==> flow/design.v <==
`timescale 1ns / 1ps
module pixel_generation(
    input clk,                               
    input reset,                             
    input video_on,                          
    input [9:0] x, y,    
    input KEY_UP, KEY_DOWN, KEY_LEFT, KEY_RIGHT,
    output reg [11:0] rgb                    
    );
    reg [1:0] direction;
    reg [1:0] game_state;
    reg [1:0] lives_rem;
    reg game_result;
    reg [1:0] gs;                            
    reg gr;                                  
    parameter X_MAX = 639;                   
    parameter Y_MAX = 479;                   
    parameter SQ_RGB = 12'h00F;              
    parameter BG_RGB = 12'h000;              
    parameter SQUARE_SIZE = 32;              
    parameter SQUARE_VELOCITY_POS = 1;           
    parameter SQUARE_VELOCITY_NEG = 1;
    parameter RECT_RGB = 12'hFFF;
    parameter FLAG_RGB = 12'hF00;
    parameter FLAG_STICK_RGB = 12'hFF0;
    parameter GAME_OVER_RGB = 12'hF0F;
    parameter GAME_START_RGB = 12'h000;
    parameter START_RGB = 12'hFFF;
    parameter WON_RGB = 12'hFFF;
    parameter LOST_RGB = 12'hFFF;
    parameter LIVES_RGB = 12'hF0F;
    wire refresh_tick;
    assign refresh_tick = ((y == 481) && (x == 0)) ? 1 : 0;
    wire [9:0] sq_x_l, sq_x_r;               
    wire [9:0] sq_y_t, sq_y_b;               
    reg [9:0] sq_x_reg, sq_y_reg;            
    wire [9:0] sq_x_next, sq_y_next;         
    reg [9:0] x_delta_reg, y_delta_reg;      
    reg [9:0] x_delta_next, y_delta_next;    
    always @(posedge clk or posedge reset)
        if(reset) begin
            sq_x_reg <= 0;
            sq_y_reg <= 430;
            x_delta_reg <= SQUARE_VELOCITY_POS;
            y_delta_reg <= SQUARE_VELOCITY_POS;
            direction <= 2'b00;
            game_state <= 2'b00;
            lives_rem <= 2'b11;
            game_result <= 1'b0;
        end
        else begin
            gs = game_state;
            gr = game_result;
            if (gs == 2'b00 && KEY_UP) gs = 2'b01;
            if (gs == 2'b10 && KEY_UP) begin
                gs = 2'b00;
                lives_rem  <= 2'b11;
            end
            if (gs == 2'b01) begin
            if (gs == 2'b01) begin
                if (
                ((direction == 2'b10) &&!((sq_x_reg - x_delta_reg) >= 100 &&(sq_x_reg - x_delta_reg) <= 200 && (sq_y_reg >= 50-31) && (sq_y_reg <= 150)) &&
                            !((sq_x_reg - x_delta_reg) >= 120 && (sq_x_reg - x_delta_reg) <= 140 && (sq_y_reg >= 0) && (sq_y_reg <= 70)) &&
                            !((sq_x_reg - x_delta_reg) >= 240 && (sq_x_reg - x_delta_reg) <= 280 && (sq_y_reg >= 120-31) && (sq_y_reg <= 180)) &&
                            !((sq_x_reg - x_delta_reg) >= 320 && (sq_x_reg - x_delta_reg) <= 340 && (sq_y_reg >= 0) && (sq_y_reg <= 90)) && 
                            !((sq_x_reg - x_delta_reg) >= 470 && (sq_x_reg - x_delta_reg) <= 590 && (sq_y_reg >= 35-31) && (sq_y_reg <= 150)) &&
                            !((sq_x_reg - x_delta_reg) >= 550 && (sq_x_reg - x_delta_reg) <= 640 && (sq_y_reg >= 250-31) && (sq_y_reg <= 270)) &&
                            !((sq_x_reg - x_delta_reg) >= 500 && (sq_x_reg - x_delta_reg) <= 530 && (sq_y_reg >= 320-31) && (sq_y_reg <= 480)) &&
                            !((sq_x_reg - x_delta_reg) >= 140 && (sq_x_reg - x_delta_reg) <= 220 && (sq_y_reg >= 380-31) && (sq_y_reg <= 480)) &&
                            !((sq_x_reg - x_delta_reg) >= 180 && (sq_x_reg - x_delta_reg) <= 280 && (sq_y_reg >= 300-31) && (sq_y_reg <= 320)) &&
                            !((sq_x_reg - x_delta_reg) >= 260 && (sq_x_reg - x_delta_reg) <= 370 && (sq_y_reg >= 230-31) && (sq_y_reg <= 250)) &&
                            !((sq_x_reg - x_delta_reg) >= 60 &&  (sq_x_reg - x_delta_reg) <= 90 &&   (sq_y_reg >= 160-31) && (sq_y_reg <= 180)) &&
                            !((sq_x_reg - x_delta_reg) >= 320 && (sq_x_reg - x_delta_reg) <= 340 && (sq_y_reg >= 280-31) && (sq_y_reg <= 300)) &&
                            !((sq_x_reg - x_delta_reg) >= 420 && (sq_x_reg - x_delta_reg) <= 440 && (sq_y_reg >= 290-31) && (sq_y_reg <= 320)) &&
                            !((sq_x_reg - x_delta_reg) >= 60 && (sq_x_reg - x_delta_reg) <= 140 && (sq_y_reg >= 260-31) && (sq_y_reg <= 290)) &&
                            !((sq_x_reg - x_delta_reg) >= 490 && (sq_x_reg - x_delta_reg) <= 510 && (sq_y_reg >= 180-31) && (sq_y_reg <= 280)) &&
                            !((sq_x_reg - x_delta_reg) >= 490 && (sq_x_reg - x_delta_reg) <= 510 && (sq_y_reg >= 180-31) && (sq_y_reg <= 280)) &&    
                            !((sq_x_reg - x_delta_reg) >= 120 && (sq_x_reg - x_delta_reg) <= 140 && (sq_y_reg >= 270-31) && (sq_y_reg <= 320))) 
                            ||
                   ((direction == 2'b11) &&!((sq_x_reg + x_delta_reg +16 ) >= 100 && (sq_x_reg + x_delta_reg +16) <= 200 && (sq_y_reg >= 50-31) && (sq_y_reg <= 150)) &&
                            !((sq_x_reg + x_delta_reg +16 ) >= 120 && (sq_x_reg + x_delta_reg +16) <= 140 && (sq_y_reg >= 0) && (sq_y_reg <= 70)) &&
                            !((sq_x_reg + x_delta_reg +16 ) >= 240 && (sq_x_reg + x_delta_reg +16) <= 280 && (sq_y_reg >= 120-31) && (sq_y_reg <= 180)) &&
                            !((sq_x_reg + x_delta_reg +16 ) >= 320 && (sq_x_reg + x_delta_reg +16) <= 340 && (sq_y_reg >= 0 ) && (sq_y_reg <= 90)) && 
                            !((sq_x_reg + x_delta_reg +16 ) >= 470 && (sq_x_reg + x_delta_reg +16) <= 590 && (sq_y_reg >= 35-31 ) && (sq_y_reg <= 150)) &&
                            !((sq_x_reg + x_delta_reg +16 ) >= 550 && (sq_x_reg + x_delta_reg +16) <= 640 && (sq_y_reg >= 250-31) && (sq_y_reg <= 270)) &&
                            !((sq_x_reg + x_delta_reg +16 ) >= 500 && (sq_x_reg + x_delta_reg +16) <= 530 && (sq_y_reg >= 320-31) && (sq_y_reg <= 480)) &&
                            !((sq_x_reg + x_delta_reg +16 ) >= 140 && (sq_x_reg + x_delta_reg +16) <= 220 && (sq_y_reg >= 380-31) && (sq_y_reg <= 480)) &&
                            !((sq_x_reg + x_delta_reg +16 ) >= 180 && (sq_x_reg + x_delta_reg +16) <= 280 && (sq_y_reg >= 300-31) && (sq_y_reg <= 320)) &&
                            !((sq_x_reg + x_delta_reg +16 ) >= 260 && (sq_x_reg + x_delta_reg +16) <= 370 && (sq_y_reg >= 230-31) && (sq_y_reg <= 250)) &&
                            !((sq_x_reg + x_delta_reg +16 ) >= 60 &&  (sq_x_reg + x_delta_reg +16) <= 90 &&  (sq_y_reg >= 160-31) && (sq_y_reg <= 180)) &&
                            !((sq_x_reg + x_delta_reg +16 ) >= 320 && (sq_x_reg + x_delta_reg +16) <= 340 && (sq_y_reg >= 280-31) && (sq_y_reg <= 300)) &&
                            !((sq_x_reg + x_delta_reg +16 ) >= 420 && (sq_x_reg + x_delta_reg +16) <= 440 && (sq_y_reg >= 290-31) && (sq_y_reg <= 320)) &&
                            !((sq_x_reg + x_delta_reg +16 ) >= 60 && (sq_x_reg + x_delta_reg +16) <= 140 && (sq_y_reg >= 260-31) && (sq_y_reg <= 290)) &&
                            !((sq_x_reg + x_delta_reg + 16) >= 490 && (sq_x_reg + x_delta_reg+16) <= 510 && (sq_y_reg >= 180-31) && (sq_y_reg <= 280)) &&
                            !((sq_x_reg + x_delta_reg + 16) >= 490 && (sq_x_reg + x_delta_reg+16) <= 510 && (sq_y_reg >= 180-31) && (sq_y_reg <= 280)) &&  
                            !((sq_x_reg + x_delta_reg +16 ) >= 120 && (sq_x_reg + x_delta_reg +16) <= 140 && (sq_y_reg >= 270-31) && (sq_y_reg <= 320)))
                            ||
                  ((direction == 2'b00) &&!((sq_y_reg - y_delta_reg) >= 50 &&  (sq_y_reg - y_delta_reg) <= 150 && (sq_x_reg >= 100-15) && (sq_x_reg <= 200)) &&
                            !((sq_y_reg - y_delta_reg) >= 0 &&   (sq_y_reg - y_delta_reg) <= 70 && (sq_x_reg >= 120-15) && (sq_x_reg <= 140)) &&
                            !((sq_y_reg - y_delta_reg) >= 120 && (sq_y_reg - y_delta_reg) <= 180 && (sq_x_reg >= 220) && (sq_x_reg <= 280)) &&
                            !((sq_y_reg - y_delta_reg) >= 0 &&   (sq_y_reg - y_delta_reg) <= 90 && (sq_x_reg >= 320-15) && (sq_x_reg <= 340))  &&
                            !((sq_y_reg - y_delta_reg) >= 35 &&   (sq_y_reg - y_delta_reg) <= 150 && (sq_x_reg >= 470-15) && (sq_x_reg <= 590)) &&
                            !((sq_y_reg - y_delta_reg) >= 250 && (sq_y_reg - y_delta_reg) <= 270 && (sq_x_reg >= 550-15) && (sq_x_reg <= 640)) && 
                            !((sq_y_reg - y_delta_reg) >= 320 && (sq_y_reg - y_delta_reg) <= 480 && (sq_x_reg >= 500-15) && (sq_x_reg <= 530)) &&
                            !((sq_y_reg - y_delta_reg) >= 380 && (sq_y_reg - y_delta_reg) <= 480 && (sq_x_reg >= 140-15) && (sq_x_reg <= 220)) &&
                            !((sq_y_reg - y_delta_reg) >= 300 && (sq_y_reg - y_delta_reg) <= 320 && (sq_x_reg >= 180-15) && (sq_x_reg <= 280))  &&
                            !((sq_y_reg - y_delta_reg) >= 230 && (sq_y_reg - y_delta_reg) <= 250 && (sq_x_reg >= 260-15) && (sq_x_reg <= 370)) &&
                            !((sq_y_reg - y_delta_reg) >= 160 && (sq_y_reg - y_delta_reg) <= 180 && (sq_x_reg >= 60-15) && (sq_x_reg <= 90)) &&
                            !((sq_y_reg - y_delta_reg) >= 280 && (sq_y_reg - y_delta_reg) <= 300 && (sq_x_reg >= 320-15) && (sq_x_reg <= 340)) &&
                            !((sq_y_reg - y_delta_reg) >= 290 && (sq_y_reg - y_delta_reg) <= 320 && (sq_x_reg >= 420-15) && (sq_x_reg <= 440)) &&
                            !((sq_y_reg - y_delta_reg) >= 260 && (sq_y_reg - y_delta_reg) <= 290 && (sq_x_reg >= 60-15) && (sq_x_reg <= 140)) &&
                            !((sq_y_reg - y_delta_reg) >= 180 &&   (sq_y_reg - y_delta_reg) <= 280 && (sq_x_reg >= 490-15) && (sq_x_reg <= 510)) &&
                            !((sq_y_reg - y_delta_reg) >= 180 &&   (sq_y_reg - y_delta_reg) <= 280 && (sq_x_reg >= 490-15) && (sq_x_reg <= 510)) &&  
                            !((sq_y_reg - y_delta_reg) >= 270 && (sq_y_reg - y_delta_reg) <= 320 && (sq_x_reg >= 120-15) && (sq_x_reg <= 140)))
                            ||
                    ((direction == 2'b01) && !((sq_y_reg + y_delta_reg +32) >= 50 && (sq_y_reg + y_delta_reg +32) <= 150 && (sq_x_reg >= 100-15) && (sq_x_reg <= 200)) &&
                            !((sq_y_reg + y_delta_reg +32) >= 0 && (sq_y_reg + y_delta_reg +32) <= 70 && (sq_x_reg >= 120-15) && (sq_x_reg <= 140)) &&
                            !((sq_y_reg + y_delta_reg +32) >= 120 && (sq_y_reg + y_delta_reg +32) <= 180 && (sq_x_reg >= 220) && (sq_x_reg <= 280)) &&
                            !((sq_y_reg + y_delta_reg +32) >= 0 && (sq_y_reg + y_delta_reg +32) <= 90 && (sq_x_reg >= 320-15) && (sq_x_reg <= 340))  &&
                            !((sq_y_reg + y_delta_reg +32) >= 35 && (sq_y_reg + y_delta_reg +32) <= 150 && (sq_x_reg >= 470-15) && (sq_x_reg <= 590)) &&
                            !((sq_y_reg + y_delta_reg +32) >= 250 && (sq_y_reg + y_delta_reg +32) <= 270 && (sq_x_reg >= 550-15) && (sq_x_reg <= 640)) && 
                            !((sq_y_reg + y_delta_reg +32) >= 320 && (sq_y_reg + y_delta_reg +32) <= 480 && (sq_x_reg >= 500-15) && (sq_x_reg <= 530)) &&
                            !((sq_y_reg + y_delta_reg +32) >= 380 && (sq_y_reg + y_delta_reg +32) <= 480 && (sq_x_reg >= 140-15) && (sq_x_reg <= 220)) &&
                            !((sq_y_reg + y_delta_reg +32) >= 300 && (sq_y_reg + y_delta_reg +32) <= 320 && (sq_x_reg >= 180-15) && (sq_x_reg <= 280))  &&
                            !((sq_y_reg + y_delta_reg +32) >= 230 && (sq_y_reg + y_delta_reg +32) <= 250 && (sq_x_reg >= 260-15) && (sq_x_reg <= 370)) &&
                            !((sq_y_reg + y_delta_reg +32) >= 160 && (sq_y_reg + y_delta_reg +32) <= 180 && (sq_x_reg >= 60-15) && (sq_x_reg <= 90)) &&
                            !((sq_y_reg + y_delta_reg +32) >= 280 && (sq_y_reg + y_delta_reg +32) <= 300 && (sq_x_reg >= 320-15) && (sq_x_reg <= 340)) &&
                            !((sq_y_reg + y_delta_reg +32) >= 290 && (sq_y_reg + y_delta_reg +32) <= 320 && (sq_x_reg >= 420-15) && (sq_x_reg <= 440)) &&
                            !((sq_y_reg + y_delta_reg +32) >= 260 && (sq_y_reg + y_delta_reg +32) <= 290 && (sq_x_reg >= 60-15) && (sq_x_reg <= 140)) &&
                            !((sq_y_reg + y_delta_reg +32) >= 180 && (sq_y_reg + y_delta_reg +32) <= 280 && (sq_x_reg >= 490-15) && (sq_x_reg <= 510)) &&
                            !((sq_y_reg + y_delta_reg +32) >= 180 && (sq_y_reg + y_delta_reg +32) <= 280 && (sq_x_reg >= 490-15) && (sq_x_reg <= 510)) &&  
                            !((sq_y_reg + y_delta_reg +32) >= 270 && (sq_y_reg + y_delta_reg +32) <= 320 && (sq_x_reg >= 120-15) && (sq_x_reg <= 140)))
                ) begin
                    sq_x_reg <= sq_x_next;
                    sq_y_reg <= sq_y_next;
                    x_delta_reg <= x_delta_next;
                    y_delta_reg <= y_delta_next;
                end
                else begin
                    if (lives_rem == 2'b11) lives_rem <= 2'b10; 
                    else if (lives_rem == 2'b10) lives_rem <= 2'b01;
                    else if (lives_rem == 2'b01) lives_rem <= 2'b00;  
                end                                 
                if (KEY_UP) direction <= 2'b00;  
                else if (KEY_DOWN) direction <= 2'b01;  
                else if (KEY_LEFT) direction <= 2'b10;  
                else if (KEY_RIGHT) direction <= 2'b11;  
                if (sq_x_r >= 610 && sq_y_t <= 30) begin
                    gs = 2'b10;
                    gr = 1'b1;
                    sq_x_reg <= 0;
                    sq_y_reg <= 430;
                end
                else if (lives_rem == 2'b00) begin
                    gs = 2'b10;
                    gr = 1'b0;
                    sq_x_reg <= 0;
                    sq_y_reg <= 430;
                end
            end
        end
            game_state <= gs;
            game_result <= gr;
    end
    assign sq_x_l = sq_x_reg;                    
    assign sq_y_t = sq_y_reg;                    
    assign sq_x_r = (sq_x_l + SQUARE_SIZE) - 16;    
    assign sq_y_b = sq_y_t + SQUARE_SIZE - 1;    
    wire sq_on;
    assign sq_on = (sq_x_l <= x) && (x <= sq_x_r) && (sq_y_t <= y) && (y <= sq_y_b) && game_state == 2'b01;
    assign sq_x_next = (refresh_tick) ?
    (sq_x_r >= X_MAX) ? sq_x_reg - x_delta_reg :   
    (sq_x_l <= 0) ? sq_x_reg + x_delta_reg :
    ((direction == 2'b10) &&!((sq_x_reg - x_delta_reg) >= 100 &&(sq_x_reg - x_delta_reg) <= 200 && (sq_y_reg >= 50-31) && (sq_y_reg <= 150)) &&
                            !((sq_x_reg - x_delta_reg) >= 120 && (sq_x_reg - x_delta_reg) <= 140 && (sq_y_reg >= 0) && (sq_y_reg <= 70)) &&
                            !((sq_x_reg - x_delta_reg) >= 240 && (sq_x_reg - x_delta_reg) <= 280 && (sq_y_reg >= 120-31) && (sq_y_reg <= 180)) &&
                            !((sq_x_reg - x_delta_reg) >= 320 && (sq_x_reg - x_delta_reg) <= 340 && (sq_y_reg >= 0) && (sq_y_reg <= 90)) && 
                            !((sq_x_reg - x_delta_reg) >= 490 && (sq_x_reg - x_delta_reg) <= 510 && (sq_y_reg >= 180-31) && (sq_y_reg <= 280)) &&    
                            !((sq_x_reg - x_delta_reg) >= 470 && (sq_x_reg - x_delta_reg) <= 590 && (sq_y_reg >= 35-31) && (sq_y_reg <= 150)) &&
                            !((sq_x_reg - x_delta_reg) >= 550 && (sq_x_reg - x_delta_reg) <= 640 && (sq_y_reg >= 250-31) && (sq_y_reg <= 270)) &&
                            !((sq_x_reg - x_delta_reg) >= 500 && (sq_x_reg - x_delta_reg) <= 530 && (sq_y_reg >= 320-31) && (sq_y_reg <= 480)) &&
                            !((sq_x_reg - x_delta_reg) >= 140 && (sq_x_reg - x_delta_reg) <= 220 && (sq_y_reg >= 380-31) && (sq_y_reg <= 480)) &&
                            !((sq_x_reg - x_delta_reg) >= 180 && (sq_x_reg - x_delta_reg) <= 280 && (sq_y_reg >= 300-31) && (sq_y_reg <= 320)) &&
                            !((sq_x_reg - x_delta_reg) >= 260 && (sq_x_reg - x_delta_reg) <= 370 && (sq_y_reg >= 230-31) && (sq_y_reg <= 250)) &&
                            !((sq_x_reg - x_delta_reg) >= 60 &&  (sq_x_reg - x_delta_reg) <= 90 &&   (sq_y_reg >= 160-31) && (sq_y_reg <= 180)) &&
                            !((sq_x_reg - x_delta_reg) >= 320 && (sq_x_reg - x_delta_reg) <= 340 && (sq_y_reg >= 280-31) && (sq_y_reg <= 300)) &&
                            !((sq_x_reg - x_delta_reg) >= 420 && (sq_x_reg - x_delta_reg) <= 440 && (sq_y_reg >= 290-31) && (sq_y_reg <= 320)) &&
                            !((sq_x_reg - x_delta_reg) >= 60 && (sq_x_reg - x_delta_reg) <= 140 && (sq_y_reg >= 260-31) && (sq_y_reg <= 290)) &&
                            !((sq_x_reg - x_delta_reg) >= 120 && (sq_x_reg - x_delta_reg) <= 140 && (sq_y_reg >= 270-31) && (sq_y_reg <= 320)))
                            ? (sq_x_reg - x_delta_reg) :
    ((direction == 2'b11) &&!((sq_x_reg + x_delta_reg +16 ) >= 100 && (sq_x_reg + x_delta_reg +16) <= 200 && (sq_y_reg >= 50-31) && (sq_y_reg <= 150)) &&
                            !((sq_x_reg + x_delta_reg +16 ) >= 120 && (sq_x_reg + x_delta_reg +16) <= 140 && (sq_y_reg >= 0) && (sq_y_reg <= 70)) &&
                            !((sq_x_reg + x_delta_reg +16 ) >= 240 && (sq_x_reg + x_delta_reg +16) <= 280 && (sq_y_reg >= 120-31) && (sq_y_reg <= 180)) &&
                            !((sq_x_reg + x_delta_reg +16 ) >= 320 && (sq_x_reg + x_delta_reg +16) <= 340 && (sq_y_reg >= 0 ) && (sq_y_reg <= 90)) && 
                            !((sq_x_reg + x_delta_reg + 16) >= 490 && (sq_x_reg + x_delta_reg+16) <= 510 && (sq_y_reg >= 180-31) && (sq_y_reg <= 280)) && 
                            !((sq_x_reg + x_delta_reg +16 ) >= 470 && (sq_x_reg + x_delta_reg +16) <= 590 && (sq_y_reg >= 35-31 ) && (sq_y_reg <= 150)) &&
                            !((sq_x_reg + x_delta_reg +16 ) >= 550 && (sq_x_reg + x_delta_reg +16) <= 640 && (sq_y_reg >= 250-31) && (sq_y_reg <= 270)) &&
                            !((sq_x_reg + x_delta_reg +16 ) >= 500 && (sq_x_reg + x_delta_reg +16) <= 530 && (sq_y_reg >= 320-31) && (sq_y_reg <= 480)) &&
                            !((sq_x_reg + x_delta_reg +16 ) >= 140 && (sq_x_reg + x_delta_reg +16) <= 220 && (sq_y_reg >= 380-31) && (sq_y_reg <= 480)) &&
                            !((sq_x_reg + x_delta_reg +16 ) >= 180 && (sq_x_reg + x_delta_reg +16) <= 280 && (sq_y_reg >= 300-31) && (sq_y_reg <= 320)) &&
                            !((sq_x_reg + x_delta_reg +16 ) >= 260 && (sq_x_reg + x_delta_reg +16) <= 370 && (sq_y_reg >= 230-31) && (sq_y_reg <= 250)) &&
                            !((sq_x_reg + x_delta_reg +16 ) >= 60 &&  (sq_x_reg + x_delta_reg +16) <= 90 &&  (sq_y_reg >= 160-31) && (sq_y_reg <= 180)) &&
                            !((sq_x_reg + x_delta_reg +16 ) >= 320 && (sq_x_reg + x_delta_reg +16) <= 340 && (sq_y_reg >= 280-31) && (sq_y_reg <= 300)) &&
                            !((sq_x_reg + x_delta_reg +16 ) >= 420 && (sq_x_reg + x_delta_reg +16) <= 440 && (sq_y_reg >= 290-31) && (sq_y_reg <= 320)) &&
                            !((sq_x_reg + x_delta_reg +16 ) >= 60 && (sq_x_reg + x_delta_reg +16) <= 140 && (sq_y_reg >= 260-31) && (sq_y_reg <= 290)) &&
                            !((sq_x_reg + x_delta_reg +16 ) >= 120 && (sq_x_reg + x_delta_reg +16) <= 140 && (sq_y_reg >= 270-31) && (sq_y_reg <= 320)))
                            ? (sq_x_reg + x_delta_reg) : sq_x_reg :
    sq_x_reg;
assign sq_y_next = (refresh_tick) ?
    (sq_y_t <= 0) ? sq_y_reg + y_delta_reg :     
    (sq_y_b >= Y_MAX) ? sq_y_reg - y_delta_reg :
    ((direction == 2'b00) &&!((sq_y_reg - y_delta_reg) >= 50 &&  (sq_y_reg - y_delta_reg) <= 150 && (sq_x_reg >= 100-15) && (sq_x_reg <= 200)) &&
                            !((sq_y_reg - y_delta_reg) >= 0 &&   (sq_y_reg - y_delta_reg) <= 70 && (sq_x_reg >= 120-15) && (sq_x_reg <= 140)) &&
                            !((sq_y_reg - y_delta_reg) >= 120 && (sq_y_reg - y_delta_reg) <= 180 && (sq_x_reg >= 220) && (sq_x_reg <= 280)) &&
                            !((sq_y_reg - y_delta_reg) >= 0 &&   (sq_y_reg - y_delta_reg) <= 90 && (sq_x_reg >= 320-15) && (sq_x_reg <= 340))  &&
                            !((sq_y_reg - y_delta_reg) >= 180 &&   (sq_y_reg - y_delta_reg) <= 280 && (sq_x_reg >= 490-15) && (sq_x_reg <= 510)) &&
                            !((sq_y_reg - y_delta_reg) >= 35 &&   (sq_y_reg - y_delta_reg) <= 150 && (sq_x_reg >= 470-15) && (sq_x_reg <= 590)) &&
                            !((sq_y_reg - y_delta_reg) >= 250 && (sq_y_reg - y_delta_reg) <= 270 && (sq_x_reg >= 550-15) && (sq_x_reg <= 640)) && 
                            !((sq_y_reg - y_delta_reg) >= 320 && (sq_y_reg - y_delta_reg) <= 480 && (sq_x_reg >= 500-15) && (sq_x_reg <= 530)) &&
                            !((sq_y_reg - y_delta_reg) >= 380 && (sq_y_reg - y_delta_reg) <= 480 && (sq_x_reg >= 140-15) && (sq_x_reg <= 220)) &&
                            !((sq_y_reg - y_delta_reg) >= 300 && (sq_y_reg - y_delta_reg) <= 320 && (sq_x_reg >= 180-15) && (sq_x_reg <= 280))  &&
                            !((sq_y_reg - y_delta_reg) >= 230 && (sq_y_reg - y_delta_reg) <= 250 && (sq_x_reg >= 260-15) && (sq_x_reg <= 370)) &&
                            !((sq_y_reg - y_delta_reg) >= 160 && (sq_y_reg - y_delta_reg) <= 180 && (sq_x_reg >= 60-15) && (sq_x_reg <= 90)) &&
                            !((sq_y_reg - y_delta_reg) >= 280 && (sq_y_reg - y_delta_reg) <= 300 && (sq_x_reg >= 320-15) && (sq_x_reg <= 340)) &&
                            !((sq_y_reg - y_delta_reg) >= 290 && (sq_y_reg - y_delta_reg) <= 320 && (sq_x_reg >= 420-15) && (sq_x_reg <= 440)) &&
                            !((sq_y_reg - y_delta_reg) >= 260 && (sq_y_reg - y_delta_reg) <= 290 && (sq_x_reg >= 60-15) && (sq_x_reg <= 140)) &&
                            !((sq_y_reg - y_delta_reg) >= 270 && (sq_y_reg - y_delta_reg) <= 320 && (sq_x_reg >= 120-15) && (sq_x_reg <= 140)))
                            ? (sq_y_reg - y_delta_reg) :
    ((direction == 2'b01) && !((sq_y_reg + y_delta_reg +32) >= 50 && (sq_y_reg + y_delta_reg +32) <= 150 && (sq_x_reg >= 100-15) && (sq_x_reg <= 200)) &&
                            !((sq_y_reg + y_delta_reg +32) >= 0 && (sq_y_reg + y_delta_reg +32) <= 70 && (sq_x_reg >= 120-15) && (sq_x_reg <= 140)) &&
                            !((sq_y_reg + y_delta_reg +32) >= 120 && (sq_y_reg + y_delta_reg +32) <= 180 && (sq_x_reg >= 220) && (sq_x_reg <= 280)) &&
                            !((sq_y_reg + y_delta_reg +32) >= 0 && (sq_y_reg + y_delta_reg +32) <= 90 && (sq_x_reg >= 320-15) && (sq_x_reg <= 340))  &&
                            !((sq_y_reg + y_delta_reg +32) >= 35 && (sq_y_reg + y_delta_reg +32) <= 150 && (sq_x_reg >= 470-15) && (sq_x_reg <= 590)) &&
                            !((sq_y_reg + y_delta_reg +32) >= 180 && (sq_y_reg + y_delta_reg +32) <= 280 && (sq_x_reg >= 490-15) && (sq_x_reg <= 510)) &&
                            !((sq_y_reg + y_delta_reg +32) >= 250 && (sq_y_reg + y_delta_reg +32) <= 270 && (sq_x_reg >= 550-15) && (sq_x_reg <= 640)) && 
                            !((sq_y_reg + y_delta_reg +32) >= 320 && (sq_y_reg + y_delta_reg +32) <= 480 && (sq_x_reg >= 500-15) && (sq_x_reg <= 530)) &&
                            !((sq_y_reg + y_delta_reg +32) >= 380 && (sq_y_reg + y_delta_reg +32) <= 480 && (sq_x_reg >= 140-15) && (sq_x_reg <= 220)) &&
                            !((sq_y_reg + y_delta_reg +32) >= 300 && (sq_y_reg + y_delta_reg +32) <= 320 && (sq_x_reg >= 180-15) && (sq_x_reg <= 280))  &&
                            !((sq_y_reg + y_delta_reg +32) >= 230 && (sq_y_reg + y_delta_reg +32) <= 250 && (sq_x_reg >= 260-15) && (sq_x_reg <= 370)) &&
                            !((sq_y_reg + y_delta_reg +32) >= 160 && (sq_y_reg + y_delta_reg +32) <= 180 && (sq_x_reg >= 60-15) && (sq_x_reg <= 90)) &&
                            !((sq_y_reg + y_delta_reg +32) >= 280 && (sq_y_reg + y_delta_reg +32) <= 300 && (sq_x_reg >= 320-15) && (sq_x_reg <= 340)) &&
                            !((sq_y_reg + y_delta_reg +32) >= 290 && (sq_y_reg + y_delta_reg +32) <= 320 && (sq_x_reg >= 420-15) && (sq_x_reg <= 440)) &&
                            !((sq_y_reg + y_delta_reg +32) >= 260 && (sq_y_reg + y_delta_reg +32) <= 290 && (sq_x_reg >= 60-15) && (sq_x_reg <= 140)) &&
                            !((sq_y_reg + y_delta_reg +32) >= 270 && (sq_y_reg + y_delta_reg +32) <= 320 && (sq_x_reg >= 120-15) && (sq_x_reg <= 140)))
                            ? (sq_y_reg + y_delta_reg) : sq_y_reg:
    sq_y_reg;
    always @* begin
        x_delta_next = x_delta_reg;
        y_delta_next = y_delta_reg;
       if(sq_y_t < 1)                               
           y_delta_next = 1;                        
       else if(sq_x_r >= X_MAX)                    
           x_delta_next = 1;                        
       else if (sq_x_r >= 300) 
           x_delta_next = 2;
    end
    wire rect_on;
    assign rect_on = ((x >= 100 && x <= 200) && (y >= 50 && y <= 150) ||
               (x >= 120 && x <= 140) && (y >= 0 && y <= 70) ||
               (x >= 240 && x <= 280) && (y >= 120 && y <= 180) ||
               (x >= 320 && x <= 340) && (y >= 0 && y <= 90) ||
               (x >= 490 && x <=510) &&  (y>= 180 && y <=280) ||      
               (x >= 470 && x <= 590) && (y >= 35 && y <= 150) ||
               (x >= 550 && x <= 640) && (y >= 250 && y <= 270) ||
               (x >= 500 && x <= 530) && (y >= 320 && y <= 480) ||
               (x >= 140 && x <= 220) && (y >= 380 && y <= 480) ||
               (x >= 180 && x <= 280) && (y >= 300 && y <= 320) ||
               (x >= 260 && x <= 370) && (y >= 230 && y <= 250) ||
               (x >= 60 && x <= 90) && (y >= 160 && y <= 180) ||
               (x >= 320 && x <= 340) && (y >= 280 && y <= 300) ||
               (x >= 420 && x <= 440) && (y >= 290 && y <= 320) ||
               (x >= 60 && x <= 140) && (y >= 260 && y <= 290) ||
               (x >= 120 && x <= 140) && (y >= 270 && y <= 320)) && (game_state == 2'b01);
    wire flag_on;
    assign flag_on = ((x >= 610 && x <= 630) && (y >= 0 && y <= 30) && (game_state == 2'b01));
    wire flag_stick_on;
    assign flag_stick_on = ((x >= 630 && x <= 635) && (y >= 0 && y <= 50) && (game_state == 2'b01));
    wire s_on;
    assign s_on = ((x >= 100 && x <= 140) && (y >= 200 && y <= 220) ||   
                   (x >= 100 && x <= 120) && (y >= 220 && y <= 240) ||   
                   (x >= 100 && x <= 140) && (y >= 240 && y <= 260) ||   
                   (x >= 120 && x <= 140) && (y >= 260 && y <= 280) ||   
                   (x >= 100 && x <= 140) && (y >= 280 && y <= 300)) && game_state == 2'b00;    
    wire t_on;
    assign t_on = ((x >= 160 && x <= 200) && (y >= 200 && y <= 220) ||   
                   (x >= 175 && x <= 185) && (y >= 200 && y <= 300)) && game_state == 2'b00;
    wire a_on;
    assign a_on = ((x >= 220 && x <= 240) && (y >= 200 && y <= 300) ||   
                   (x >= 240 && x <= 260) && (y >= 200 && y <= 220) ||   
                   (x >= 240 && x <= 260) && (y >= 240 && y <= 260) ||   
                   (x >= 260 && x <= 280) && (y >= 200 && y <= 300)) && game_state == 2'b00;    
    wire r_on;
    assign r_on =((x >= 300 && x <= 315) && (y >= 200 && y <= 250) ||   
                   (x >= 315 && x <= 325) && (y >= 200 && y <= 215) ||   
                   (x >= 325 && x <= 340) && (y >= 200 && y <= 250) ||
                   (x >= 315 && x <= 325) && (y >= 225 && y <= 250) ||
                   (x >= 300 && x <= 320) && (y >= 250 && y <= 300) ||
                   (x >= 335 && x <= 345) && (y >= 250 && y <= 290)) && game_state == 2'b00;  
    wire t2_on;
    assign t2_on = ((x >= 360 && x <= 400) && (y >= 200 && y <= 220) ||   
                    (x >= 375 && x <= 385) && (y >= 220 && y <= 300)) && game_state == 2'b00;    
    wire won_on;
     assign won_on = (
    ((x >= 290) && (x <= 300) && (y >= 210) && (y <= 260)) ||
    ((x >= 310) && (x <= 320) && (y >= 220) && (y <= 260)) ||
    ((x >= 330) && (x <= 340) && (y >= 210) && (y <= 260)) ||
    ((x >= 300) && (x <= 310) && (y >= 250) && (y <= 260)) ||
    ((x >= 320) && (x <= 330) && (y >= 250) && (y <= 260)) ||
    ((x >= 360) && (x <= 370) && (y >= 210) && (y <= 260)) ||
    ((x >= 380) && (x <= 390) && (y >= 210) && (y <= 260)) ||
    ((x >= 370) && (x <= 380) && (y >= 210) && (y <= 220)) ||
    ((x >= 370) && (x <= 380) && (y >= 250) && (y <= 260)) ||
    ((x >= 410) && (x <= 420) && (y >= 210) && (y <= 260)) ||
    ((x >= 430) && (x <= 440) && (y >= 210) && (y <= 260)) ||
    ((x >= 420) && (x <= 430) && (y >= 210) && (y <= 220))
) && (game_state == 2'b10) && (game_result == 1'b1);
    wire loss_on;
    assign loss_on =  (
    ((x >= 280) && (x <= 290) && (y >= 200) && (y <= 240)) ||
    ((x >= 290) && (x <= 320) && (y >= 230) && (y <= 240)) ||
    ((x >= 330) && (x <= 340) && (y >= 200) && (y <= 240)) ||
    ((x >= 360) && (x <= 370) && (y >= 200) && (y <= 240)) ||
    ((x >= 340) && (x <= 360) && (y >= 200) && (y <= 210)) ||
    ((x >= 340) && (x <= 360) && (y >= 230) && (y <= 240)) ||
    ((x >= 390) && (x <= 420) && (y >= 200) && (y <= 210)) ||
    ((x >= 390) && (x <= 400) && (y >= 210) && (y <= 220)) ||
    ((x >= 390) && (x <= 420) && (y >= 220) && (y <= 230)) ||
    ((x >= 410) && (x <= 420) && (y >= 230) && (y <= 240)) ||
    ((x >= 390) && (x <= 420) && (y >= 240) && (y <= 250)) ||
    ((x >= 440) && (x <= 470) && (y >= 200) && (y <= 210)) ||
    ((x >= 450) && (x <= 460) && (y >= 210) && (y <= 240)))
 && (game_state == 2'b10) && (game_result == 1'b0);
    wire three_on;
    assign three_on = (
    ((x >= 535) && (x <= 600) && (y >= 400) && (y <= 420)) ||
    ((x >= 535) && (x <= 600) && (y >= 440) && (y <= 460)) ||
    ((x >= 535) && (x <= 600) && (y >= 480) && (y <= 500)) ||
    ((x >= 535) && (x <= 600) && (y >= 520) && (y <= 540)) && game_state == 2'b01 && lives_rem == 2'b11);
    wire two_on;
    assign two_on = (
    ((x >= 5) && (x <= 15) && (y >= 5) && (y <= 10)) ||
    ((x >= 12) && (x <= 15) && (y >= 10) && (y <= 17)) ||
    ((x >= 5) && (x <= 12) && (y >= 15) && (y <= 17)) ||
    ((x >= 5) && (x <= 8) && (y >= 17) && (y <= 24)) ||
    ((x >= 5) && (x <= 15) && (y >= 24) && (y <= 34)) && game_state == 2'b01 && lives_rem == 2'b10
) ;
    wire one_on;
    assign one_on = (((x >= 5) && (x <= 10) && (y >= 5) && (y <= 25))
    && game_state == 2'b01 && lives_rem == 2'b01
    ); 
    always @*
        if (~video_on)
            rgb = 12'h000;           
        else if (sq_on)
            rgb = SQ_RGB;            
        else if (rect_on)
            rgb = RECT_RGB;          
        else if (flag_on)
            rgb = FLAG_RGB;
        else if (flag_stick_on)
            rgb = FLAG_STICK_RGB;
        else if (s_on && game_state == 2'b00)
            rgb = 12'hF00;           
        else if (t_on && game_state == 2'b00)
            rgb = 12'h0F0;           
        else if (a_on && game_state == 2'b00)
            rgb = 12'h00F;           
        else if (r_on && game_state == 2'b00)
            rgb = 12'h0F0;        
        else if (t2_on && game_state == 2'b00)
            rgb = 12'hF00;           
        else if (won_on && game_state == 2'b10 && game_result == 1'b1)
            rgb = 12'h000;
        else if (loss_on && game_state == 2'b10 && game_result == 1'b0)
            rgb = 12'h000;
        else if (!loss_on && !won_on && game_state == 2'b10)  
            rgb = GAME_OVER_RGB;     
        else
            rgb = BG_RGB;          
endmodule
# Reports on pixel_generation
# The steps from the RTL of pixel_generation to its reports follow in flow order.
# Line numbers count from 1 in the design file above.
# Cell names lack the library's common part.
# Not given: -
# design
top	pixel_generation
clock_port	clk
library	sky130hd
pvt_corner	tt_025C_1v80

# Elaborated design
# Yosys after proc, flatten, opt, wreduce and memory -nomap, before mapping. Memory bits, and registers merged into a memory's read port (data or address), are not among the register bits. Print and check cells are not counted.
# op_classes
logic	2
add_sub_neg	14
n_eq	11
compare	275
n_mul	0
n_div	0
mux	49
shift	0
reduce_and_logical	635
# op_table
op	n
32-bit by 9-bit greater-or-equal comparator with 1-bit output (second input constant)	26
32-bit by 9-bit <= comparator with 1-bit output (second input constant)	22
1-bit logical AND	498
32-bit by 8-bit greater-or-equal comparator with 1-bit output (second input constant)	14
10-bit by 9-bit greater-or-equal comparator with 1-bit output (second input constant)	42
10-bit by 9-bit <= comparator with 1-bit output (second input constant)	41
32-bit by 8-bit <= comparator with 1-bit output (second input constant)	11
10-bit by 8-bit greater-or-equal comparator with 1-bit output (second input constant)	25
32-bit by 10-bit <= comparator with 1-bit output (second input constant)	6
32-bit by 6-bit greater-or-equal comparator with 1-bit output (second input constant)	6
32-bit by 7-bit greater-or-equal comparator with 1-bit output (second input constant)	6
32-bit by 7-bit <= comparator with 1-bit output (second input constant)	6
10-bit by 8-bit <= comparator with 1-bit output (second input constant)	19
10-bit 2-to-1 mux	18
12-bit 2-to-1 mux	13
10-bit <= comparator (second input constant)	8
10-bit by 7-bit greater-or-equal comparator with 1-bit output (second input constant)	7
10-bit by 7-bit <= comparator with 1-bit output (second input constant)	7
1-bit zero test	66
32-bit by 1-bit greater-or-equal comparator with 1-bit output (second input constant)	2
32-bit by 10-bit greater-or-equal comparator with 1-bit output (second input constant)	2
10-bit greater-or-equal comparator (second input constant)	6
1-bit logical OR	55
10-bit <= comparator	4
10-bit by 6-bit greater-or-equal comparator with 1-bit output (second input constant)	4
2-bit 2-to-1 mux	15
10-bit by 1-bit subtractor with 10-bit output (second input constant)	2
10-bit by 1-bit greater-or-equal comparator with 1-bit output (second input constant)	2
# Not listed: further kinds 31, cells in them 53.
# bits
ff_bits	37
in_bits	27
out_inout_bits	12
mem_count	0
wordCells	993
rom_bits	0
clocked_rd_ports_x_width	0
mem_bits_rw	0
latchBits	0

# Logic depth
# Yosys ltp: most cells in a row. Word level: on the elaborated netlist, between registers, memories and ports. Mapped: between sequential cells and ports; inverters and the memories' decode and read muxes count.
# logic_depth
depth_word	34
ABC_AREA	0
depth_mapped	20
ltp_nobuf	15

# After synthesis
# The flow's flattened synthesis, as Yosys stat reports it; memories are mapped. The netlist is that of the ABC_AREA named above (0 if unset); the other value can give another one.
# types
type	n	area_total_um2
a21oi_1	141	705.677
ha_1	55	688.16
o21ai_0	132	660.634
nor2_1	166	623.098
dfrtp_1	24	600.576
nand2_1	144	540.518
nor3_1	76	380.365
xnor2_1	38	332.819
nand3_1	62	310.298
clkbuf_1	82	307.795
dfstp_2	10	262.752
a31oi_1	39	243.984
nand4_1	39	243.984
nor4_1	36	225.216
o21a_1	28	210.202
a211oi_1	27	202.694
inv_1	53	198.941
nand2b_1	29	181.424
# Other cell types: 87; their cells: 598.
# synth_totals
flip_flops	34
n_buf	149
cell_count	1779
synth_area_um2	11662.4
seq_area_um2	863.3

# Timing after synthesis
# OpenSTA on the mapped netlist: ideal clock, no wires. The path of least setup slack (recovery checks aside). Input and output delay are each 20% of the period. Register names are those of the netlist, which keeps one name where synthesis merged equal registers.
# synth_timing
path_kind	input to output
start	input x[1]
end	output rgb[1]
in_delay_ns	2.000
period_ns	10.0
delay_ns	3.004
required_time_ns	8.000
setup_slack_ns	2.996
out_delay_ns	2.000
arrival_ns	5.004
path_buffers	2
t_first_pin_ns	2.000
stages	15
synth_period_reached_ns	7.004
# "delay_ns" is the arrival time less input delay plus setup time.
# A path that ends at an output port has no setup time.
# "stages" counts driving pins, that of a launching flip-flop among them; a cell with two outputs on the path counts twice.
# "synth_period_reached_ns" = period - worst setup slack (recovery checks aside). The figure is calculated, with input and output delays left at 20% of the set period.
# Between the ends stands the longest chain of elaborated cells between them, by number of cells; it is not shown to be the way that was timed. Of several equally long chains one is given.
# Each line given opens the expression or statement behind the cell; cells for indexed reads and writes are added by Yosys, which also makes memories of some case tables.
# synth_via
cell_sequence	clkbuf_1 -> inv_1 -> ha_1 -> nor2b_1 -> o21a_1 -> o21a_1 -> o21a_1 -> o21a_1 -> o21a_1 -> o21a_1 -> o21ai_0 -> a21oi_1 -> or4_1 -> a41oi_1 -> buf_4
elab_chain_len	34
cells_between	302
cone_classes	compare (73); mux (13); reduce/logical (216)
# synth_lines
element	line_no	text
from (decl)	6	input [9:0] x, y,
10-bit by 9-bit greater-or-equal comparator with 1-bit output	319	((x >= 280) && (x <= 290) && (y >= 200) && (y <= 240)) ||
1-bit logical AND (3 in a row)	319
1-bit logical OR (12 in a row)	319
1-bit logical AND (2 in a row)	318	assign loss_on =  (
1-bit zero test	376	else if (!loss_on && !won_on && game_state == 2'b10)
1-bit logical AND (2 in a row)	376
12-bit 2-to-1 mux	376
(+5 left out)	-
12-bit 2-to-1 mux	364	else if (t_on && game_state == 2'b00)
12-bit 2-to-1 mux	362	else if (s_on && game_state == 2'b00)
12-bit 2-to-1 mux	360	else if (flag_stick_on)
12-bit 2-to-1 mux	358	else if (flag_on)
12-bit 2-to-1 mux	356	else if (rect_on)
12-bit 2-to-1 mux	354	else if (sq_on)
12-bit 2-to-1 mux	352	if (~video_on)
to (decl)	8	output reg [11:0] rgb
# Nets of the timed path that keep an RTL name, with a line that drives or declares them; the list need not be complete.
# synth_nets
net	line_no
rgb[0]	352

# Worst path after layout
# Path of least setup slack in the final report of job 1 (OpenROAD, finished layout, wires in). Where an end is a register, its clock arrival counts in the times.
# layout_timing
path_kind	input to output
start	input x[1]
end	output rgb[3]
required_time_ns	5.46
stages	15
in_delay_ns	1.36
path_buffers	2
setup_slack_ns	1.33
out_delay_ns	1.36
period_ns	6.82
t_first_pin_ns	1.36
arrival_ns	4.12
# Between the ends stands the longest chain of elaborated cells between them, by number of cells; it is not shown to be the way that was timed. Of several equally long chains one is given.
# layout_via
cell_sequence	buf_12 -> inv_8 -> ha_4 -> nor2b_4 -> o21a_1 -> o21a_1 -> o21a_1 -> o21a_1 -> o21a_1 -> o21a_1 -> o21ai_2 -> a21oi_4 -> or4_4 -> a41oi_4 -> buf_2
elab_chain_len	34
cells_between	302
cone_classes	compare (73); mux (13); reduce/logical (216)
# layout_lines
element	line_no	text
from (decl)	6	input [9:0] x, y,
10-bit by 9-bit greater-or-equal comparator with 1-bit output	319	((x >= 280) && (x <= 290) && (y >= 200) && (y <= 240)) ||
1-bit logical AND (3 in a row)	319
1-bit logical OR (12 in a row)	319
1-bit logical AND (2 in a row)	318	assign loss_on =  (
1-bit zero test	376	else if (!loss_on && !won_on && game_state == 2'b10)
1-bit logical AND (2 in a row)	376
12-bit 2-to-1 mux	376
(+5 left out)	-
12-bit 2-to-1 mux	364	else if (t_on && game_state == 2'b00)
12-bit 2-to-1 mux	362	else if (s_on && game_state == 2'b00)
12-bit 2-to-1 mux	360	else if (flag_stick_on)
12-bit 2-to-1 mux	358	else if (flag_on)
12-bit 2-to-1 mux	356	else if (rect_on)
12-bit 2-to-1 mux	354	else if (sq_on)
12-bit 2-to-1 mux	352	if (~video_on)
to (decl)	8	output reg [11:0] rgb

# Flow measurements of pixel_generation on sky130hd: 5 stored runs with different settings, listed in no order. Input and output delays are each 20% of the period that was set; the output load is 0.01 pF.
# "achievedPeriod_ns" is the run's clock period less its worst setup slack. It is reckoned from that one timing run; input and output delays stay at 20% of the period that was set.
# Among the settings, . means not set for that run.
# Results: . = not shown.
name,job 1,job 2,job 3,job 4,job 5
CORE_UTILIZATION,50,62,29,29,20
CTS_CLUSTER_SIZE,23,66,.,.,.
GPL_TIMING_DRIVEN,1,.,.,.,0
MAX_ROUTING_LAYER,met4,.,.,.,met4
SETUP_SLACK_MARGIN,1.81,-0.83,-0.37,-0.78,1.52
period_ns,6.82,9.97,5.47,13.2,6.62
CAP_MARGIN,20,20,15,20,20
CORE_MARGIN,2,4,2,2,7
SLEW_MARGIN,20,40,20,20,20
CELL_PAD_IN_SITES_DETAIL_PLACEMENT,.,1,.,2,.
CORE_ASPECT_RATIO,.,1.26,1.12,.,1.91
CTS_CLUSTER_DIAMETER,.,118,.,.,247
GPL_ROUTABILITY_DRIVEN,.,0,1,.,.
MIN_ROUTING_LAYER,.,met2,met2,.,met1
PLACE_DENSITY_LB_ADDON,.,0.03,0.13,.,.
CELL_PAD_IN_SITES_GLOBAL_PLACEMENT,.,.,2,0,1
PLACE_DENSITY,.,.,.,0.94,.
TNS_END_PERCENT,.,.,.,.,20
fin_ws_ns,1.333,.,-0.260,2.902,0.823
fin_tns_ns,0.000,.,-2.007,0.000,0.000
die_footprint_um2,24562.7,.,41838.3,41834.6,65627.1
achievedPeriod_ns,5.487,.,5.730,10.298,5.797
fin_util_pct,60.9,.,37.4,31.6,26.7
ys_area_um2,11662.4,.,11662.4,11662.4,11662.4
hold_ws_ns,0.514,.,0.509,0.542,0.507
finish.stdcell_area_um2,13880.8,.,14796.7,12542.0,15462.3
# Job 2: no results, routing failed with GRT-0116
